==> flow/design.v <==
module convolver #(
    parameter N = 16,   
    parameter Q = 12,   
    parameter n = 416,  
    parameter k = 3,    
    parameter s = 1,    
    parameter NUM_MAC = 8  
)(
    input wire clk,
    input wire rst,
    input wire en,
    input wire [N-1:0] activation_in,
    input wire [(k*k*N)-1:0] weight, 
    input wire [N-1:0] batch_gamma,  
    input wire [N-1:0] batch_beta,   
    output wire [N-1:0] conv_out
);
    reg [N-1:0] line_buffer [(k-1)*n-1:0];
    wire [N-1:0] window_buffer [0:k*k-1];
    integer i;
    always @(posedge clk) begin
        if (rst) begin
            for (i = 0; i < (k-1)*n; i = i + 1) begin
                line_buffer[i] <= 0;
            end
        end else if (en) begin
            for (i = (k-1)*n-1; i > 0; i = i - 1) begin
                line_buffer[i] <= line_buffer[i-1];
            end
            line_buffer[0] <= activation_in;  
        end
    end
    genvar x, y;
    generate
        for (y = 0; y < k; y = y + 1) begin : window_row
            for (x = 0; x < k; x = x + 1) begin : window_col
                if (y == k-1) begin
                    assign window_buffer[y*k + x] = line_buffer[x];  
                end else begin
                    assign window_buffer[y*k + x] = line_buffer[y*n + x];
                end
            end
        end
    endgenerate
    reg [N-1:0] conv_temp;
    always @(*) begin
        conv_temp = 0;
        for (i = 0; i < k*k; i = i + 1) begin
            conv_temp = conv_temp + (($signed(window_buffer[i]) * $signed(weight[i*N +: N])) >>> Q);
        end
    end
    wire [N-1:0] bn_out;
    assign bn_out = (conv_temp * batch_gamma) + batch_beta;
    assign conv_out = (bn_out[N-1]) ? (bn_out >>> 3) : bn_out;  
endmodule
Reports on convolver
Tool output for the design above, in the order of the flow.
Lines are those of the file above, counted from 1.
Operators carry their Yosys type and port widths (W data, S select, Z words).
Library cell names are shortened.
{ "design": {"design": "convolver", "clock": "clk", "lib": "sky130hd", "corner": "tt_025C_1v80"} }

Word-level counts
Yosys after proc, flatten, opt, wreduce and memory -nomap, before mapping. Enables and synchronous resets that opt folds into registers are not counted as muxes. Print and check cells are not counted. Equal cells are merged and count once.
{ "bits": {"regBits": 6704, "output_inout_bits": 16, "wordCells": 439, "in_bits": 195} }
{ "op_classes": {"add_sub_neg": 9, "multipliers": 10, "muxes": 1} }
{ "op_table": {"columns": ["cell", "n"], "rows": [
  ["$mul A16 B16 Y16", 9],
  ["$mul A12 B16 Y16", 1],
  ["$add A16 B16 Y16", 1],
  ["$mux W15", 1],
  ["$add A11 B4 Y12", 1],
  ["$add A10 B4 Y11", 1],
  ["$add A9 B4 Y10", 1],
  ["$add A8 B4 Y9", 1],
  ["$add A7 B4 Y8", 1],
  ["$add A6 B4 Y7", 1],
  ["$add A5 B4 Y6", 1],
  ["$add A4 B4 Y5", 1]
]} }

Depth
Depth = most cells in a row (Yosys ltp): at word level without a register or memory, in the mapped netlist without a sequential cell, where the memories' decode and read muxes count.
{ "logic_depth": {"ltp_word": 12, "ABC_AREA": 0, "ltp_mapped": 54, "depth_no_buf": 51} }

Mapped cells and area
The flow's flattened synthesis, as Yosys stat reports it; memories are mapped. The netlist is that of the ABC_AREA named above (0 if unset); the other value can give another one.
{ "types": {"columns": ["cell_type", "n", "area_total_um2"], "rows": [
  ["dfxtp_1", 6704, 1.34E+05],
  ["mux2i_1", 6712, 6.72E+04],
  ["nor2_1", 6740, 2.53E+04],
  ["fa_1", 809, 1.62E+04],
  ["ha_1", 470, 5880.64],
  ["clkbuf_1", 1280, 4.8E+03],
  ["inv_1", 1178, 4.42E+03],
  ["and2_1", 528, 3.3E+03],
  ["nand2_1", 789, 2961.59],
  ["xnor2_1", 244, 2137.05],
  ["buf_1", 402, 1.51E+03],
  ["xor2_1", 72, 630.605],
  ["a21oi_1", 33, 165.158],
  ["o21ai_0", 26, 130.125],
  ["a21o_1", 13, 97.594],
  ["a41o_1", 8, 80.077],
  ["nor2b_1", 11, 68.816],
  ["and3_1", 10, 62.56]
]} }
Not listed: further types 40, cells in them 109.
{ "synth_totals": {"area_um2": 269988.9, "sequential_area_um2": 134208.7, "buffers": 1691, "cell_count": 26138, "ffs": 6704} }

Timing after synthesis
Path of least setup slack by OpenSTA after synthesis, without wires, with an ideal clock, recovery checks aside; 20% of the period is set as input and as output delay. Where synthesis merged equal registers, the netlist keeps one of their names.
{ "synth_timing": {"kind": "input-to-output", "from": "in weight[129]", "to": "out conv_out[11]", "path_delay_ns": 12.532, "t_arrival_ns": 18.132, "input_delay_ns": 5.600, "stages": 47, "clock_period_ns": 28.0, "out_delay_ns": 5.600, "slack_ns": 4.268, "synth_period_reached_ns": 23.732} }
"path_delay_ns" = arrival - input delay + setup time.
At an output port there is no setup time.
"stages" counts driving pins, that of a launching flip-flop among them; a cell with two outputs on the path counts twice.
"synth_period_reached_ns" = period - worst setup slack (recovery checks aside). The figure is calculated, with input and output delays left at 20% of the set period.
Between the ends stands the longest chain of elaborated cells between them, by number of cells; it is not shown to be the way that was timed. Of several equally long chains one is given.
Each line given opens the expression or statement behind the cell; cells for indexed reads and writes are added by Yosys, which also makes memories of some case tables.
{ "synth_between": {"cell_sequence": "clkbuf_1 nand2_1 fa_1 inv_1 fa_1 fa_1 inv_1 fa_1 inv_1 fa_1 fa_1 ha_1 o21ai_0 nor2_1 o2bb2ai_1 a311oi_1 o21ai_0 xnor2_1 (+11 left out) nand2_1 fa_1 fa_1 inv_1 fa_1 fa_1 inv_1 fa_1 inv_1 ha_1 or3_1 a31oi_1 nor2b_1 a21oi_1 o21ai_2 xnor2_4 buf_6 mux2i_1", "elab_chain_cells": 5} }
{ "synth_lines": {"columns": ["element", "line", "text"], "rows": [
  ["start: declaration", 13, "input wire [(k*k*N)-1:0] weight,"],
  ["$mul A16 B16 Y16", 49, "conv_temp = conv_temp + (($signed(window_buffer[i]) * $signed(weight[i*N +: N])) >>> Q);"],
  ["$add A11 B4 Y12", 49, null],
  ["$mul A12 B16 Y16", 53, "assign bn_out = (conv_temp * batch_gamma) + batch_beta;"],
  ["$add A16 B16 Y16", 53, null],
  ["$mux W15", 54, "assign conv_out = (bn_out[N-1]) ? (bn_out >>> 3) : bn_out;"],
  ["end: declaration", 16, "output wire [N-1:0] conv_out"]
]} }

Path in the finished layout
From the final timing report of flow run A: the path of least setup slack in the routed layout; clock arrival at registers is part of the times.
{ "layout_timing": {"kind": "input-to-output", "from": "in weight[68]", "to": "out conv_out[9]", "slack_ns": 2.96, "input_delay_ns": 5.54, "stages": 54, "t_arrival_ns": 19.20, "clock_period_ns": 27.7, "out_delay_ns": 5.54} }
Between the ends stands the longest chain of elaborated cells between them, by number of cells; it is not shown to be the way that was timed. Of several equally long chains one is given.
{ "layout_between": {"cell_sequence": "buf_8 buf_8 and2_4 fa_1 inv_2 fa_1 fa_1 fa_1 inv_2 fa_1 inv_2 fa_1 inv_2 ha_4 o21ai_2 nand2b_1 and3b_2 a41oi_2 (+18 left out) fa_2 inv_2 fa_1 fa_1 inv_1 fa_1 inv_2 ha_4 or3_4 nor2_4 o211ai_1 a21oi_4 o21ai_4 xnor2_4 buf_12 buf_16 mux2i_4 buf_6", "elab_chain_cells": 9} }
{ "layout_lines": {"columns": ["element", "line", "text"], "rows": [
  ["start: declaration", 13, "input wire [(k*k*N)-1:0] weight,"],
  ["$mul A16 B16 Y16", 49, "conv_temp = conv_temp + (($signed(window_buffer[i]) * $signed(weight[i*N +: N])) >>> Q);"],
  ["$add A7 B4 Y8", 49, null],
  ["$add A8 B4 Y9", 49, null],
  ["$add A9 B4 Y10", 49, null],
  ["$add A10 B4 Y11", 49, null],
  ["$add A11 B4 Y12", 49, null],
  ["$mul A12 B16 Y16", 53, "assign bn_out = (conv_temp * batch_gamma) + batch_beta;"],
  ["$add A16 B16 Y16", 53, null],
  ["$mux W15", 54, "assign conv_out = (bn_out[N-1]) ? (bn_out >>> 3) : bn_out;"],
  ["end: declaration", 16, "output wire [N-1:0] conv_out"]
]} }

FLOW RESULTS
============

Measured data: module convolver, platform sky130hd, 4 stored runs of the flow under differing settings, order arbitrary. Input and output delays are each 20% of the period that was set; the output load is 0.01 pF.
"achieved clock period (ns)" means the clock period less the worst setup slack. The figure is calculated, with input and output delays left at 20% of the set period.
"worst setup path time (ns)" = time allowed to the worst setup path (clock period - input delay - output delay, where it has them) - its slack; a late launch clock adds to it, a late capture clock takes from it.

settings of flow run A
{
  "ABC_AREA": 0,
  "CAP_MARGIN": 30,
  "CELL_PAD_IN_SITES_DETAIL_PLACEMENT": 1,
  "CORE_ASPECT_RATIO": 0.56,
  "CORE_UTILIZATION": 20,
  "CTS_CLUSTER_DIAMETER": 88,
  "CTS_CLUSTER_SIZE": 21,
  "GPL_TIMING_DRIVEN": 0,
  "MAX_ROUTING_LAYER": "met4",
  "MIN_ROUTING_LAYER": "met1",
  "PLACE_DENSITY_LB_ADDON": 0.11,
  "SETUP_SLACK_MARGIN": 3.73,
  "TNS_END_PERCENT": 95,
  "period_ns": 27.7,
  "CORE_MARGIN": 2,
  "SLEW_MARGIN": 20
}
report of flow run A
yosys chip area after synthesis (um^2): 269988.9
finish__design__die__area: 1359650.0
finish__design__instance__area__stdcell: 308258.0
finish__design__instance__utilization: 0.2289
finish__timing__setup__ws: 2.960
finish__timing__setup__tns: 0.000
finish__timing__hold__ws: 0.426
achieved clock period (ns): 24.740
worst setup path time (ns): 13.66
worst setup path kind: input-to-output

settings of flow run B
{
  "ABC_AREA": 1,
  "CELL_PAD_IN_SITES_DETAIL_PLACEMENT": 0,
  "CORE_UTILIZATION": 32,
  "CTS_CLUSTER_DIAMETER": 223,
  "MAX_ROUTING_LAYER": "met5",
  "PLACE_DENSITY_LB_ADDON": 0.12,
  "SETUP_SLACK_MARGIN": -2.0,
  "period_ns": 32.5,
  "CAP_MARGIN": 20,
  "CORE_MARGIN": 2,
  "SLEW_MARGIN": 20
}
report of flow run B
yosys chip area after synthesis (um^2): 266366.7
finish__design__die__area: 839706.0
finish__design__instance__area__stdcell: 300247.0
finish__design__instance__utilization: 0.3614
finish__timing__setup__ws: 4.760
finish__timing__setup__tns: 0.000
finish__timing__hold__ws: 0.410
achieved clock period (ns): 27.740
worst setup path time (ns): 14.74
worst setup path kind: input-to-output

settings of flow run C
{
  "ABC_AREA": 1,
  "CAP_MARGIN": 15,
  "CELL_PAD_IN_SITES_DETAIL_PLACEMENT": 1,
  "CELL_PAD_IN_SITES_GLOBAL_PLACEMENT": 1,
  "CORE_ASPECT_RATIO": 1.58,
  "CORE_MARGIN": 5,
  "CORE_UTILIZATION": 29,
  "CTS_CLUSTER_DIAMETER": 192,
  "CTS_CLUSTER_SIZE": 58,
  "GPL_ROUTABILITY_DRIVEN": 1,
  "GPL_TIMING_DRIVEN": 0,
  "MAX_ROUTING_LAYER": "met4",
  "MIN_ROUTING_LAYER": "met2",
  "PLACE_DENSITY_LB_ADDON": 0.08,
  "SETUP_SLACK_MARGIN": 4.53,
  "TNS_END_PERCENT": 55,
  "period_ns": 18.3,
  "SLEW_MARGIN": 20
}
report of flow run C
yosys chip area after synthesis (um^2): 266366.7
finish__design__die__area: 938276.0
finish__design__instance__area__stdcell: 290850.0
finish__design__instance__utilization: 0.3174
finish__timing__setup__ws: -1.959
finish__timing__setup__tns: -28.342
finish__timing__hold__ws: 0.407
achieved clock period (ns): 20.259
worst setup path time (ns): 12.94
worst setup path kind: input-to-output

settings of flow run D
{
  "CORE_UTILIZATION": 45,
  "PLACE_DENSITY": 0.6,
  "period_ns": 26.0,
  "CAP_MARGIN": 20,
  "CORE_MARGIN": 2,
  "SLEW_MARGIN": 20
}
report of flow run D
yosys chip area after synthesis (um^2): 269988.9
finish__design__die__area: 606187.0
finish__design__instance__area__stdcell: 301062.0
finish__design__instance__utilization: 0.5034
finish__timing__setup__ws: 0.856
finish__timing__setup__tns: 0.000
finish__timing__hold__ws: 0.444
achieved clock period (ns): 25.144
worst setup path time (ns): 14.74
worst setup path kind: input-to-output
